==> flow/design.v <==
`timescale 1ns / 1ps
module bcdSubDigit(
    input  [3:0] a,
    input  [3:0] b,
    input  borrowIn,
    output reg [3:0] result,
    output reg     borrowOut
);
    wire [4:0] tempSubBinary = a - b - (borrowIn ? 1'b1 : 1'b0); 
    always @(*) begin
        if (tempSubBinary[4] == 1) begin
            borrowOut = 1;
            result = tempSubBinary + 10; 
        end else begin
            borrowOut = 0;
            result = tempSubBinary[3:0];
        end
    end
endmodule
`timescale 1ns / 1ps
module buttonSyncPulse(
    input  clk,
    input  resetPulse,
    input  button,
    output buttonPulse
);
    parameter DEBOUNCE_CLKS = 240000;
    reg [$clog2(DEBOUNCE_CLKS)-1:0] debounceCounter; 
    reg debouncedButton; 
    always @(posedge clk) begin
        if (~resetPulse) begin 
            debounceCounter <= 0;
            debouncedButton <= 1; 
        end else begin
            if (button != debouncedButton) begin
                if (debounceCounter == (DEBOUNCE_CLKS - 1)) begin
                    debouncedButton <= button; 
                    debounceCounter <= 0; 
                end else begin
                    debounceCounter <= debounceCounter + 1;
                end
            end else begin
                debounceCounter <= 0;
            end
        end
    end
    reg debouncedButtonSync1;
    reg debouncedButtonSync2; 
    always @(posedge clk) begin
        if (~resetPulse) begin 
            debouncedButtonSync1 <= 1;
            debouncedButtonSync2 <= 1;
        end else begin
            debouncedButtonSync1 <= debouncedButton;       
            debouncedButtonSync2 <= debouncedButtonSync1; 
        end
    end
    reg debouncedButtonSync2Delayed; 
    always @(posedge clk) begin
        if (~resetPulse) begin 
            debouncedButtonSync2Delayed <= 1;
        end else begin
            debouncedButtonSync2Delayed <= debouncedButtonSync2; 
        end
    end
    assign buttonPulse = !debouncedButtonSync2 && debouncedButtonSync2Delayed;
endmodule
`timescale 1ns / 1ps
module systemResetHandler(
    input  clk,
    input  reset,
    output resetPulse
);
    parameter DEBOUNCE_CLKS = 240000;
    reg [$clog2(DEBOUNCE_CLKS)-1:0] debounceCounter;
    reg debouncedReset;
    always @(posedge clk) begin 
        if (reset != debouncedReset) begin
            if (debounceCounter == (DEBOUNCE_CLKS - 1)) begin
                debouncedReset <= reset;
                debounceCounter <= 0;
            end else begin
                debounceCounter <= debounceCounter + 1;
            end
        end else begin
            debounceCounter <= 0;
        end
    end
    assign resetPulse = ~debouncedReset; 
endmodule
`timescale 1ns / 1ps
module SevenSegmentALU(
    input clk, 
    input reset,
    input onesBtn, 
    input tensBtn, 
    input hundredsBtn, 
    input sign, 
    input enter, 
    output [6:0] seg,
    output [3:0] anode 
);
    parameter DEBOUNCE_CLKS = 1000;
    wire resetPulse;
    systemResetHandler #(.DEBOUNCE_CLKS(DEBOUNCE_CLKS)) resetHandlerInstance (
        .clk(clk),
        .reset(reset),
        .resetPulse(resetPulse)
    );
    wire onesBtnPulse;
    buttonSyncPulse #(.DEBOUNCE_CLKS(DEBOUNCE_CLKS)) onesBtnGen (
        .clk(clk),
        .resetPulse(resetPulse), 
        .button(onesBtn),
        .buttonPulse(onesBtnPulse)
    );
    wire tensBtnPulse;
    buttonSyncPulse #(.DEBOUNCE_CLKS(DEBOUNCE_CLKS)) tensBtnGen (
        .clk(clk),
        .resetPulse(resetPulse), 
        .button(tensBtn),
        .buttonPulse(tensBtnPulse)
    );
    wire hundredsBtnPulse;
    buttonSyncPulse #(.DEBOUNCE_CLKS(DEBOUNCE_CLKS)) hundredsBtnGen (
        .clk(clk),
        .resetPulse(resetPulse), 
        .button(hundredsBtn),
        .buttonPulse(hundredsBtnPulse)
    );
    wire signPulse;
    buttonSyncPulse #(.DEBOUNCE_CLKS(DEBOUNCE_CLKS)) signBtnGen (
        .clk(clk),
        .resetPulse(resetPulse), 
        .button(sign),
        .buttonPulse(signPulse)
    );
    wire enterPulse;
    buttonSyncPulse #(.DEBOUNCE_CLKS(DEBOUNCE_CLKS)) enterBtnGen (
        .clk(clk),
        .resetPulse(resetPulse), 
        .button(enter),
        .buttonPulse(enterPulse)
    );
    reg [3:0] bcdOnes;
    reg [3:0] bcdTens;
    reg [3:0] bcdHundreds;
    reg [3:0] bcdThousands;
    wire numberOn; 
    wire finished; 
    reg [15:0] firstNumber;
    reg [15:0] secondNumber;
    reg [15:0] sum;
    reg [16:0] carry;
    reg [2:0] state;
    localparam STATE_INPUT_1        = 3'd0;
    localparam STATE_WAIT_1         = 3'd1;
    localparam STATE_INPUT_2        = 3'd2;
    localparam STATE_WAIT_2         = 3'd3;
    localparam STATE_CALC           = 3'd4;
    localparam STATE_UPDATE_DISPLAY = 3'd5;
    localparam STATE_DONE           = 3'd6;
    assign numberOn = (state == STATE_INPUT_2);
    assign finished = (state == STATE_DONE);
    wire [3:0] firstNumberThousandsVal  = firstNumber[15:12];
    wire [3:0] firstNumberHundredsVal = firstNumber[11:8];
    wire [3:0] firstNumberTensVal     = firstNumber[7:4];
    wire [3:0] firstNumberOnesVal     = firstNumber[3:0];
    wire [3:0] secondNumberThousandsVal = secondNumber[15:12];
    wire [3:0] secondNumberHundredsVal  = secondNumber[11:8];
    wire [3:0] secondNumberTensVal      = secondNumber[7:4];
    wire [3:0] secondNumberOnesVal      = secondNumber[3:0];
    reg [3:0] addResultOnes;
    reg [3:0] addResultTens;
    reg [3:0] addResultHundreds;
    reg carryOneAdd;
    reg carryTenAdd;
    reg carryHundredAdd;
    wire [15:0] sameSignCalculatedSum = {firstNumberThousandsVal, addResultHundreds, addResultTens, addResultOnes};
    always @(*) begin 
        if ((firstNumberOnesVal + secondNumberOnesVal) > 9) begin
            addResultOnes = firstNumberOnesVal + secondNumberOnesVal + 6;
            carryOneAdd = 1;
        end else begin
            addResultOnes = firstNumberOnesVal + secondNumberOnesVal;
            carryOneAdd = 0;
        end
        if ((firstNumberTensVal + secondNumberTensVal + carryOneAdd) > 9) begin
            addResultTens = firstNumberTensVal + secondNumberTensVal + carryOneAdd + 6;
            carryTenAdd = 1;
        end else begin
            addResultTens = firstNumberTensVal + secondNumberTensVal + carryOneAdd;
            carryTenAdd = 0;
        end
        if ((firstNumberHundredsVal + secondNumberHundredsVal + carryTenAdd) > 9) begin
            addResultHundreds = firstNumberHundredsVal + secondNumberHundredsVal + carryTenAdd + 6;
            carryHundredAdd = 1;
        end else begin
            addResultHundreds = firstNumberHundredsVal + secondNumberHundredsVal + carryTenAdd;
            carryHundredAdd = 0;
        end
    end
    wire isFirstMagnitudeGreater = (firstNumber[11:0] > secondNumber[11:0]);
    wire areMagnitudesEqual      = (firstNumber[11:0] == secondNumber[11:0]);
    wire [3:0] largerMagnitudeHundreds  = isFirstMagnitudeGreater ? firstNumberHundredsVal : secondNumberHundredsVal;
    wire [3:0] largerMagnitudeTens      = isFirstMagnitudeGreater ? firstNumberTensVal     : secondNumberTensVal;
    wire [3:0] largerMagnitudeOnes      = isFirstMagnitudeGreater ? firstNumberOnesVal     : secondNumberOnesVal;
    wire [3:0] smallerMagnitudeHundreds = isFirstMagnitudeGreater ? secondNumberHundredsVal : firstNumberHundredsVal;
    wire [3:0] smallerMagnitudeTens     = isFirstMagnitudeGreater ? secondNumberTensVal     : firstNumberTensVal;
    wire [3:0] smallerMagnitudeOnes     = isFirstMagnitudeGreater ? secondNumberOnesVal     : firstNumberOnesVal;
    wire [3:0] resultMagnitudeHundreds, resultMagnitudeTens, resultMagnitudeOnes;
    wire borrowOutOnes, borrowOutTens, borrowOutHundreds;
    bcdSubDigit subOnesInstance (
        .a(largerMagnitudeOnes),
        .b(smallerMagnitudeOnes),
        .borrowIn(1'b0),
        .result(resultMagnitudeOnes),
        .borrowOut(borrowOutOnes)
    );
    bcdSubDigit subTensInstance (
        .a(largerMagnitudeTens),
        .b(smallerMagnitudeTens),
        .borrowIn(borrowOutOnes),
        .result(resultMagnitudeTens),
        .borrowOut(borrowOutTens)
    );
    bcdSubDigit subHundredsInstance (
        .a(largerMagnitudeHundreds),
        .b(smallerMagnitudeHundreds),
        .borrowIn(borrowOutTens),
        .result(resultMagnitudeHundreds),
        .borrowOut(borrowOutHundreds)
    );
    wire [3:0] finalSumSign = areMagnitudesEqual ? 15 : (isFirstMagnitudeGreater ? firstNumberThousandsVal : secondNumberThousandsVal);
    wire [15:0] differentSignCalculatedSum = {finalSumSign, resultMagnitudeHundreds, resultMagnitudeTens, resultMagnitudeOnes};
    always @(posedge clk) begin
        if (~resetPulse) begin
            bcdOnes <= 0;
            bcdTens <= 0;
            bcdHundreds <= 0;
            bcdThousands <= 15;
            firstNumber <= 0;
            secondNumber <= 0;
            sum <= 0;
            carry <= 0;
            state <= STATE_INPUT_1;
        end else begin
            case (state)
                STATE_INPUT_1: begin
                    if (enterPulse) begin
                        firstNumber <= {bcdThousands, bcdHundreds, bcdTens, bcdOnes};
                        state <= STATE_WAIT_1;
                    end else begin
                        if (onesBtnPulse) begin
                            if (bcdOnes == 9) begin
                                bcdOnes <= 0;
                            end else begin
                                bcdOnes <= bcdOnes + 1;
                            end
                        end
                        if (tensBtnPulse) begin
                            if (bcdTens == 9) begin
                                bcdTens <= 0;
                            end else begin
                                bcdTens <= bcdTens + 1;
                            end
                        end
                        if (hundredsBtnPulse) begin
                            if (bcdHundreds == 9) begin
                                bcdHundreds <= 0;
                            end else begin
                                bcdHundreds <= bcdHundreds + 1;
                            end
                        end
                        if (signPulse) begin
                            case(bcdThousands)
                                15: bcdThousands <= 14;
                                14: bcdThousands <= 15;
                                default: bcdThousands <= 15;
                            endcase
                        end
                    end
                end
                STATE_WAIT_1: begin
                    if (~enter) begin
                        bcdOnes <= 0;
                        bcdTens <= 0;
                        bcdHundreds <= 0;
                        bcdThousands <= 15;
                        state <= STATE_INPUT_2;
                    end
                end
                STATE_INPUT_2: begin
                    if (enterPulse) begin
                        secondNumber <= {bcdThousands, bcdHundreds, bcdTens, bcdOnes};
                        state <= STATE_WAIT_2;
                    end else begin
                        if (onesBtnPulse) begin
                            if (bcdOnes == 9) begin
                                bcdOnes <= 0;
                            end else begin
                                bcdOnes <= bcdOnes + 1;
                            end
                        end
                        if (tensBtnPulse) begin
                            if (bcdTens == 9) begin
                                bcdTens <= 0;
                            end else begin
                                bcdTens <= bcdTens + 1;
                            end
                        end
                        if (hundredsBtnPulse) begin
                            if (bcdHundreds == 9) begin
                                bcdHundreds <= 0;
                            end else begin
                                bcdHundreds <= bcdHundreds + 1;
                            end
                        end
                        if (signPulse) begin
                            case(bcdThousands)
                                15: bcdThousands <= 14;
                                14: bcdThousands <= 15;
                                default: bcdThousands <= 15;
                            endcase
                        end
                    end
                end
                STATE_WAIT_2: begin
                    if (~enter) begin
                        state <= STATE_CALC;
                    end
                end
                STATE_CALC: begin
                    if (firstNumberThousandsVal == secondNumberThousandsVal) begin
                        sum <= sameSignCalculatedSum;
                        carry[16] <= carryHundredAdd;
                    end else begin 
                        sum <= differentSignCalculatedSum;
                        carry <= 0;
                    end
                    state <= STATE_UPDATE_DISPLAY;
                end
                STATE_UPDATE_DISPLAY: begin
                    bcdOnes <= sum[3:0];
                    bcdTens <= sum[7:4];
                    bcdHundreds <= sum[11:8];
                    bcdThousands <= sum[15:12];
                    state <= STATE_DONE;
                end
                STATE_DONE: begin
                end
            endcase
        end
    end
    parameter MUX_COUNT_MAX = 3000;
    reg [11:0] muxClkCounter;
    reg muxPulse;
    reg [1:0] digitSelector;
    reg [3:0] currentDisplayBcd;
    reg [3:0] anodeOutputReg;
    assign anode = anodeOutputReg;
    always @(posedge clk) begin
        if (~resetPulse) begin
            muxClkCounter <= 0;
            muxPulse <= 0;
            digitSelector <= 0;
            anodeOutputReg <= 4'b1111;
            currentDisplayBcd <= 0;
        end else begin
            if (muxClkCounter == MUX_COUNT_MAX - 1) begin
                muxClkCounter <= 0;
                muxPulse <= 1;
                digitSelector <= digitSelector + 1;
            end else begin
                muxClkCounter <= muxClkCounter + 1;
                muxPulse <= 0;
            end
            if (muxPulse) begin
                case (digitSelector)
                    2'd0: begin
                        anodeOutputReg <= 4'b1110;
                        currentDisplayBcd <= bcdOnes;
                    end
                    2'd1: begin
                        anodeOutputReg <= 4'b1101;
                        currentDisplayBcd <= bcdTens;
                    end
                    2'd2: begin
                        anodeOutputReg <= 4'b1011;
                        currentDisplayBcd <= bcdHundreds;
                    end
                    2'd3: begin
                        anodeOutputReg <= 4'b0111;
                        currentDisplayBcd <= bcdThousands;
                    end
                endcase
            end
        end
    end
    reg [6:0] segOutReg;
    assign seg = segOutReg;
    always @(*) begin
        case(currentDisplayBcd)
            4'b0000: segOutReg = 7'b0111111;
            4'b0001: segOutReg = 7'b0000110;
            4'b0010: segOutReg = 7'b1011011;
            4'b0011: segOutReg = 7'b1001111;
            4'b0100: segOutReg = 7'b1100110;
            4'b0101: segOutReg = 7'b1101101;
            4'b0110: segOutReg = 7'b1111101;
            4'b0111: segOutReg = 7'b0000111;
            4'b1000: segOutReg = 7'b1111111;
            4'b1001: segOutReg = 7'b1101111;
            4'b1110: segOutReg = 7'b1000000;
            4'b1111: segOutReg = 7'b0000000;
            default: segOutReg = 7'b0000000;
        endcase
    end
endmodule
Lab notebook: SevenSegmentALU

* Tool chain data of SevenSegmentALU
Tool output for the design above before and after an edit, in the order of the flow.
Lines under "original" count in the file above, lines under "edited" in the edited file.
"change" is "edited" less "original", of the values as shown; "rel. change" is that difference over "original", in percent.
Operators carry their Yosys type and port widths (W data, S select, Z words).
Library cell names are shortened.
Not given: n/a
- Top module :: SevenSegmentALU
- Clock port :: clk
- Cell library :: sky130hd
- Corner :: tt_025C_1v80

* Diff
The edit as a unified diff against the file above.
This change comes from a script, not from a designer. The edited design behaves differently; no optimisation was intended.
#+begin_src diff
@@ -206,5 +206,5 @@
     wire [3:0] largerMagnitudeTens      = isFirstMagnitudeGreater ? firstNumberTensVal     : secondNumberTensVal;
     wire [3:0] largerMagnitudeOnes      = isFirstMagnitudeGreater ? firstNumberOnesVal     : secondNumberOnesVal;
-    wire [3:0] smallerMagnitudeHundreds = isFirstMagnitudeGreater ? secondNumberHundredsVal : firstNumberHundredsVal;
+    wire [3:0] smallerMagnitudeHundreds = secondNumberHundredsVal;
     wire [3:0] smallerMagnitudeTens     = isFirstMagnitudeGreater ? secondNumberTensVal     : firstNumberTensVal;
     wire [3:0] smallerMagnitudeOnes     = isFirstMagnitudeGreater ? secondNumberOnesVal     : firstNumberOnesVal;
#+end_src

* Elaborated design
Counts by Yosys on the flattened word-level netlist (proc, flatten, opt, wreduce; memories kept). Print and check cells are left out.
Yosys's memory passes give these memory sizes; they may raise the number of words (mostly to a power of two), join words into wider ones and drop unused or constant bits.
** Cells by class
- $lt $le $gt $ge :: original 4, edited 4, change 0, rel. change 0.00%
- reduce/logical cells :: original 35, edited 35, change 0, rel. change 0.00%
- equality and inequality tests :: original 36, edited 36, change 0, rel. change 0.00%
- multiplexer cells :: original 49, edited 48, change -1, rel. change -2.04%
- bitwise operators :: original 6, edited 6, change 0, rel. change 0.00%
- $add $sub $neg :: original 32, edited 32, change 0, rel. change 0.00%
** Operator list
- $mux W4 :: original 29, edited 28, change -1, rel. change -3.45%
Operator kinds equal on both sides are left out: 46.
** Bit counts
- memories kept :: original 1, edited 1, change 0, rel. change 0.00%
- input bits :: original 7, edited 7, change 0, rel. change 0.00%
- register bits after elaboration :: original 171, edited 171, change 0, rel. change 0.00%
- ROM bits :: original 112, edited 112, change 0, rel. change 0.00%
- word width x clocked read ports :: original 7, edited 7, change 0, rel. change 0.00%
- word-level cells :: original 203, edited 202, change -1, rel. change -0.49%
** Memories
- shape (words x width / read and write ports) :: original 16x7 r1 w0, edited 16x7 r1 w0

* Logic depth
Depth = most cells in a row (Yosys ltp): at word level without a register or memory, in the mapped netlist without a sequential cell, where the memories' decode and read muxes count.
** Logic depth
- depth in word-level cells :: original 12, edited 12, change 0, rel. change 0.00%
- ABC_AREA :: original 0, edited 0
- mapped depth :: original 26, edited 31, change +5, rel. change +19.23%
- mapped depth without buffers :: original 25, edited 30, change +5, rel. change +20.00%

* Netlist
The flow's flattened synthesis, as Yosys stat reports it; memories are mapped. The netlist is that of the ABC_AREA named above (0 if unset); the other value can give another one.
** Cells by type
- nand2_1 :: original 126, edited 146, change +20, rel. change +15.87%
- nand2b_1 :: original 35, edited 21, change -14, rel. change -40.00%
- nand3_1 :: original 26, edited 32, change +6, rel. change +23.08%
- inv_1 :: original 52, edited 57, change +5, rel. change +9.62%
- mux2i_1 :: original 16, edited 21, change +5, rel. change +31.25%
- nand4_1 :: original 14, edited 9, change -5, rel. change -35.71%
- o211ai_1 :: original 6, edited 1, change -5, rel. change -83.33%
- nor2_1 :: original 136, edited 140, change +4, rel. change +2.94%
- a21oi_1 :: original 79, edited 83, change +4, rel. change +5.06%
- xnor2_1 :: original 60, edited 57, change -3, rel. change -5.00%
- and2_1 :: original 3, edited 6, change +3, rel. change +100.00%
- a31oi_1 :: original 2, edited 5, change +3, rel. change +150.00%
- nor4_1 :: original 1, edited 4, change +3, rel. change +300.00%
- o32ai_1 :: original 0, edited 3, change +3
- ha_1 :: original 57, edited 59, change +2, rel. change +3.51%
- xor2_1 :: original 28, edited 26, change -2, rel. change -7.14%
- a211oi_1 :: original 12, edited 14, change +2, rel. change +16.67%
- nor3_1 :: original 11, edited 9, change -2, rel. change -18.18%
Cell types equal on both sides are left out: 19.
Not every row of either side is listed.
** Mapped netlist
- mapped area (mm^2) :: original 0.00912, edited 0.0091325, change +0.0000125, rel. change +0.14%
- sequential area (mm^2) :: original 0.0036335, edited 0.0036335, change 0.0000000, rel. change 0.00%
- mapped cells :: original 1060, edited 1079, change +19, rel. change +1.79%
- mapped flip-flops :: original 181, edited 181, change 0, rel. change 0.00%
By module: a second synthesis without flattening, with its own total; a netlist apart from the flattened one above.
** Unflattened totals
- cell total of the unflattened synthesis :: original 1198, edited 1176, change -22, rel. change -1.84%
- area (unflattened synthesis) (mm^2) :: original 0.0101635, edited 0.010131, change -0.0000325, rel. change -0.32%
Each row is one instance without its submodules.
** By module, original
- SevenSegmentALU :: cells 717, sequential area 0.0020019 mm^2, times used 1, area 0.0056717 mm^2
- buttonSyncPulse #(DEBOUNCE_CLKS=1000) :: cells 65, sequential area 0.0002803 mm^2, times used 5, area 0.0006281 mm^2
- bcdSubDigit :: cells 33, sequential area 0 mm^2, times used 3, area 0.0002803 mm^2
- systemResetHandler #(DEBOUNCE_CLKS=1000) :: cells 57, sequential area 0.0002302 mm^2, times used 1, area 0.0005105 mm^2
** By module, edited
- SevenSegmentALU :: cells 695, sequential area 0.0020019 mm^2, times used 1, area 0.0056392 mm^2
- buttonSyncPulse #(DEBOUNCE_CLKS=1000) :: cells 65, sequential area 0.0002803 mm^2, times used 5, area 0.0006281 mm^2
- bcdSubDigit :: cells 33, sequential area 0 mm^2, times used 3, area 0.0002803 mm^2
- systemResetHandler #(DEBOUNCE_CLKS=1000) :: cells 57, sequential area 0.0002302 mm^2, times used 1, area 0.0005105 mm^2

* Timing after synthesis
OpenSTA on the mapped netlist: ideal clock, no wires. The path of least setup slack (recovery checks aside). Input and output delay are each 20% of the period. Register names are those of the netlist, which keeps one name where synthesis merged equal registers.
** Path post-synthesis
- kind :: original register to register, edited register to register
- start :: original reg secondNumber[1], edited reg secondNumber[6]
- end :: original reg sum[11], edited reg sum[11]
- path buffers :: original 0, edited 1, change +1
- path delay (ps) :: original 5360, edited 6504, change +1144, rel. change +21.34%
- stages on the path :: original 26, edited 31, change +5, rel. change +19.23%
- required time (ps) :: original 9882, edited 9908, change +26, rel. change +0.26%
- period (ps) :: original 10000, edited 10000, change 0, rel. change 0.00%
- slack (ps) :: original 4640, edited 3496, change -1144
- setup time (ps) :: original 118, edited 92, change -26
- arrival (ps) :: original 5242, edited 6412, change +1170, rel. change +22.32%
- launch time at the first pin (ps) :: original 0, edited 0, change 0
- period reached after synthesis (ps) :: original 5360, edited 6504, change +1144, rel. change +21.34%
"path delay" is the arrival time less input delay plus setup time.
"stages on the path" counts driving pins, that of a launching flip-flop among them; a cell with two outputs on the path counts twice.
"period reached after synthesis" is the clock period less the worst setup slack; recovery checks do not enter. This is arithmetic on one report: input and output delays are still those of the set period (20% each).
Between the ends stands the longest chain of elaborated cells between them, by number of cells; it is not shown to be the way that was timed. Of several equally long chains one is given.
Each line given opens the expression or statement behind the cell; cells for indexed reads and writes are added by Yosys, which also makes memories of some case tables.
At most two assigning lines are given for a register; there are more.
Between the ends, post-synthesis, original:
- Cells stage by stage :: dfxtp_1 > inv_1 > ha_1 > nor2b_1 > o211ai_1 > a211o_1 > a31oi_4 > mux2i_1 > ha_1 > a211oi_2 > o31a_4 > fa_1 > inv_1 > fa_1 > nand2b_1 > a21oi_1 > xnor2_2 > fa_1 > inv_1 > fa_1 > nand2b_1 > a21oi_1 > xnor2_2 > or3_1 > mux2i_1 > o21ai_1
- Length of the longest elaborated chain :: 12
- Elaborated cells on any way between the ends :: 30
** Ends and longest elaborated chain, post-synthesis, original
- start: declaration :: RTL line 152 : reg [15:0] secondNumber;
- start: assignment :: RTL line 243 : secondNumber <= 0;
- start: assignment :: RTL line 295 : secondNumber <= {bcdThousands, bcdHundreds, bcdTens, bcdOnes};
- $gt A12 B12 Y1 :: RTL line 203 : wire isFirstMagnitudeGreater = (firstNumber[11:0] > secondNumber[11:0]);
- $mux W4 :: RTL line 207 : wire [3:0] largerMagnitudeOnes      = isFirstMagnitudeGreater ? firstNumberOnesVal     : secondNumberOnesVal;
- $sub A4 B4 Y5 :: RTL line 9 : wire [4:0] tempSubBinary = a - b - (borrowIn ? 1'b1 : 1'b0);
- $mux W1 :: RTL line 11 : if (tempSubBinary[4] == 1) begin
- $mux W1 :: RTL line 9
- $sub A5 B1 Y5 :: RTL line 9
- $mux W1 :: RTL line 11
- $mux W1 :: RTL line 9
- $sub A5 B1 Y5 :: RTL line 9
- $add A4 B4 Y4 :: RTL line 13 : result = tempSubBinary + 10;
- $mux W4 :: RTL line 11
- $mux W16 :: RTL line 334 : if (firstNumberThousandsVal == secondNumberThousandsVal) begin
- end: assignment :: RTL line 335 : sum <= sameSignCalculatedSum;
- end: assignment :: RTL line 338 : sum <= differentSignCalculatedSum;
- end: declaration :: RTL line 153 : reg [15:0] sum;
Between the ends, post-synthesis, edited:
- Cells stage by stage :: dfxtp_1 > inv_1 > ha_1 > buf_2 > nand4_1 > nor4_1 > a31oi_1 > o22ai_1 > inv_1 > ha_1 > a211o_1 > a31oi_1 > fa_1 > inv_1 > fa_1 > nand2b_1 > a21oi_1 > nor3b_1 > and4_1 > a2111oi_4 > nand2_1 > fa_1 > fa_1 > nand2_1 > a21oi_1 > xnor2_1 > nor2_1 > xor2_1 > nand2b_1 > mux2i_1 > o32ai_1
- Length of the longest elaborated chain :: 12
- Elaborated cells on any way between the ends :: 27
** Ends and longest elaborated chain, post-synthesis, edited
- start: declaration :: RTL line 152 : reg [15:0] secondNumber;
- start: assignment :: RTL line 243 : secondNumber <= 0;
- start: assignment :: RTL line 295 : secondNumber <= {bcdThousands, bcdHundreds, bcdTens, bcdOnes};
- $gt A12 B12 Y1 :: RTL line 203 : wire isFirstMagnitudeGreater = (firstNumber[11:0] > secondNumber[11:0]);
- $mux W4 :: RTL line 207 : wire [3:0] largerMagnitudeOnes      = isFirstMagnitudeGreater ? firstNumberOnesVal     : secondNumberOnesVal;
- $sub A4 B4 Y5 :: RTL line 9 : wire [4:0] tempSubBinary = a - b - (borrowIn ? 1'b1 : 1'b0);
- $mux W1 :: RTL line 11 : if (tempSubBinary[4] == 1) begin
- $mux W1 :: RTL line 9
- $sub A5 B1 Y5 :: RTL line 9
- $mux W1 :: RTL line 11
- $mux W1 :: RTL line 9
- $sub A5 B1 Y5 :: RTL line 9
- $add A4 B4 Y4 :: RTL line 13 : result = tempSubBinary + 10;
- $mux W4 :: RTL line 11
- $mux W16 :: RTL line 334 : if (firstNumberThousandsVal == secondNumberThousandsVal) begin
- end: assignment :: RTL line 335 : sum <= sameSignCalculatedSum;
- end: assignment :: RTL line 338 : sum <= differentSignCalculatedSum;
- end: declaration :: RTL line 153 : reg [15:0] sum;

* Path in the finished layout
From the final timing report of each run of set A: the path of least setup slack in the routed layout; clock arrival at registers is part of the times.
The path's times are printed in steps of 10 ps; the period is the one set.
** Path after layout
- kind :: original register to register, edited register to register
- start :: original reg secondNumber[10], edited reg secondNumber[7]
- end :: original reg sum[11], edited reg sum[11]
- period (ps) :: original 10000, edited 10000, change 0, rel. change 0.00%
- setup time (ps) :: original 110, edited 90, change -20
- arrival (ps) :: original 6450, edited 7720, change +1270, rel. change +19.69%
- launch time at the first pin (ps) :: original 430, edited 430, change 0, rel. change 0.00%
- required time (ps) :: original 10320, edited 10340, change +20, rel. change +0.19%
- path buffers :: original 0, edited 0, change 0
- slack (ps) :: original 3870, edited 2620, change -1250
- stages on the path :: original 25, edited 30, change +5, rel. change +20.00%
Between the ends stands the longest chain of elaborated cells between them, by number of cells; it is not shown to be the way that was timed. Of several equally long chains one is given.
At most two assigning lines are given for a register; there are more.
Between the ends, after layout, original:
- Cells stage by stage :: dfxtp_1 > inv_1 > ha_1 > nand4_4 > a211o_1 > a31oi_4 > mux2i_1 > ha_1 > a211oi_2 > o31a_4 > fa_1 > inv_1 > fa_1 > nand2b_1 > a21oi_1 > xnor2_2 > fa_1 > inv_1 > fa_1 > nand2b_1 > a21oi_1 > xnor2_2 > or3_1 > mux2i_1 > o21ai_1
- Length of the longest elaborated chain :: 12
- Elaborated cells on any way between the ends :: 26
** Ends and longest elaborated chain, after layout, original
- start: declaration :: RTL line 152 : reg [15:0] secondNumber;
- start: assignment :: RTL line 243 : secondNumber <= 0;
- start: assignment :: RTL line 295 : secondNumber <= {bcdThousands, bcdHundreds, bcdTens, bcdOnes};
- $gt A12 B12 Y1 :: RTL line 203 : wire isFirstMagnitudeGreater = (firstNumber[11:0] > secondNumber[11:0]);
- $mux W4 :: RTL line 207 : wire [3:0] largerMagnitudeOnes      = isFirstMagnitudeGreater ? firstNumberOnesVal     : secondNumberOnesVal;
- $sub A4 B4 Y5 :: RTL line 9 : wire [4:0] tempSubBinary = a - b - (borrowIn ? 1'b1 : 1'b0);
- $mux W1 :: RTL line 11 : if (tempSubBinary[4] == 1) begin
- $mux W1 :: RTL line 9
- $sub A5 B1 Y5 :: RTL line 9
- $mux W1 :: RTL line 11
- $mux W1 :: RTL line 9
- $sub A5 B1 Y5 :: RTL line 9
- $add A4 B4 Y4 :: RTL line 13 : result = tempSubBinary + 10;
- $mux W4 :: RTL line 11
- $mux W16 :: RTL line 334 : if (firstNumberThousandsVal == secondNumberThousandsVal) begin
- end: assignment :: RTL line 335 : sum <= sameSignCalculatedSum;
- end: assignment :: RTL line 338 : sum <= differentSignCalculatedSum;
- end: declaration :: RTL line 153 : reg [15:0] sum;
Between the ends, after layout, edited:
- Cells stage by stage :: dfxtp_1 > inv_1 > ha_1 > nand4_1 > nor4_1 > a31oi_1 > o22ai_1 > inv_1 > ha_1 > a211o_1 > a31oi_1 > fa_1 > inv_1 > fa_1 > nand2b_1 > a21oi_1 > nor3b_1 > and4_1 > a2111oi_4 > nand2_1 > fa_1 > fa_1 > nand2_1 > a21oi_1 > xnor2_1 > nor2_1 > xor2_1 > nand2b_1 > mux2i_1 > o32ai_1
- Length of the longest elaborated chain :: 12
- Elaborated cells on any way between the ends :: 27
** Ends and longest elaborated chain, after layout, edited
- start: declaration :: RTL line 152 : reg [15:0] secondNumber;
- start: assignment :: RTL line 243 : secondNumber <= 0;
- start: assignment :: RTL line 295 : secondNumber <= {bcdThousands, bcdHundreds, bcdTens, bcdOnes};
- $gt A12 B12 Y1 :: RTL line 203 : wire isFirstMagnitudeGreater = (firstNumber[11:0] > secondNumber[11:0]);
- $mux W4 :: RTL line 207 : wire [3:0] largerMagnitudeOnes      = isFirstMagnitudeGreater ? firstNumberOnesVal     : secondNumberOnesVal;
- $sub A4 B4 Y5 :: RTL line 9 : wire [4:0] tempSubBinary = a - b - (borrowIn ? 1'b1 : 1'b0);
- $mux W1 :: RTL line 11 : if (tempSubBinary[4] == 1) begin
- $mux W1 :: RTL line 9
- $sub A5 B1 Y5 :: RTL line 9
- $mux W1 :: RTL line 11
- $mux W1 :: RTL line 9
- $sub A5 B1 Y5 :: RTL line 9
- $add A4 B4 Y4 :: RTL line 13 : result = tempSubBinary + 10;
- $mux W4 :: RTL line 11
- $mux W16 :: RTL line 334 : if (firstNumberThousandsVal == secondNumberThousandsVal) begin
- end: assignment :: RTL line 335 : sum <= sameSignCalculatedSum;
- end: assignment :: RTL line 338 : sum <= differentSignCalculatedSum;
- end: declaration :: RTL line 153 : reg [15:0] sum;

* Measured runs
Both versions went through the flow (Yosys, OpenROAD) with the same settings in each pair. Constraints: input delay and output delay 20% of the set period each, output load 0.01 pF.
Flow settings, set A:
- CORE_UTILIZATION :: 40
- period_ns :: 10.0
- CAP_MARGIN :: 20
- CORE_MARGIN :: 2
- SLEW_MARGIN :: 20
** Final reports, set A
- utilization of the finished layout (%) :: original 45.0, edited 44.9, change -0.1
- final setup TNS (ps) :: original 0, edited 0, change 0
- achieved clock period (ps) :: original 6133, edited 7383, change +1250, rel. change +20.38%
- lowest setup slack (ps) :: original 3867, edited 2617, change -1250
- total die area (mm^2) :: original 0.0240235, edited 0.024056, change +0.0000325, rel. change +0.14%
- worst hold slack (ps) :: original 412, edited 408, change -4
- standard-cell area after layout (mm^2) :: original 0.0101247, edited 0.0101022, change -0.0000225, rel. change -0.22%
- total power of the final layout (mW) :: original 1.406, edited 1.362, change -0.044, rel. change -3.13%
- mapped cell area after synthesis (mm^2) :: original 0.00912, edited 0.0091325, change +0.0000125, rel. change +0.14%
Flow settings, set B:
- CAP_MARGIN :: 35
- CELL_PAD_IN_SITES_DETAIL_PLACEMENT :: 0
- CORE_MARGIN :: 9
- CORE_UTILIZATION :: 48
- CTS_CLUSTER_DIAMETER :: 346
- PLACE_DENSITY :: 0.63
- period_ns :: 4.95
- SLEW_MARGIN :: 20
** Final reports, set B
- utilization of the finished layout (%) :: original 59.6, edited 59.9, change +0.3
- final setup TNS (ps) :: original -58, edited -2299, change -2241
- achieved clock period (ps) :: original 5005, edited 5884, change +879, rel. change +17.56%
- lowest setup slack (ps) :: original -55, edited -934, change -879
- total die area (mm^2) :: original 0.0242861, edited 0.0243157, change +0.0000296, rel. change +0.12%
- worst hold slack (ps) :: original 421, edited 406, change -15
- standard-cell area after layout (mm^2) :: original 0.0109192, edited 0.0112057, change +0.0002865, rel. change +2.62%
- total power of the final layout (mW) :: original 2.841, edited 2.889, change +0.048, rel. change +1.69%
- mapped cell area after synthesis (mm^2) :: original 0.00912, edited 0.0091325, change +0.0000125, rel. change +0.14%
"achieved clock period" means the clock period less the worst setup slack. The figure is calculated, with input and output delays left at 20% of the set period.
By "total power of the final layout" is meant OpenSTA's value without simulated activity: inputs other than the clock are taken to toggle once in ten clock periods, and the tool carries that through the logic.
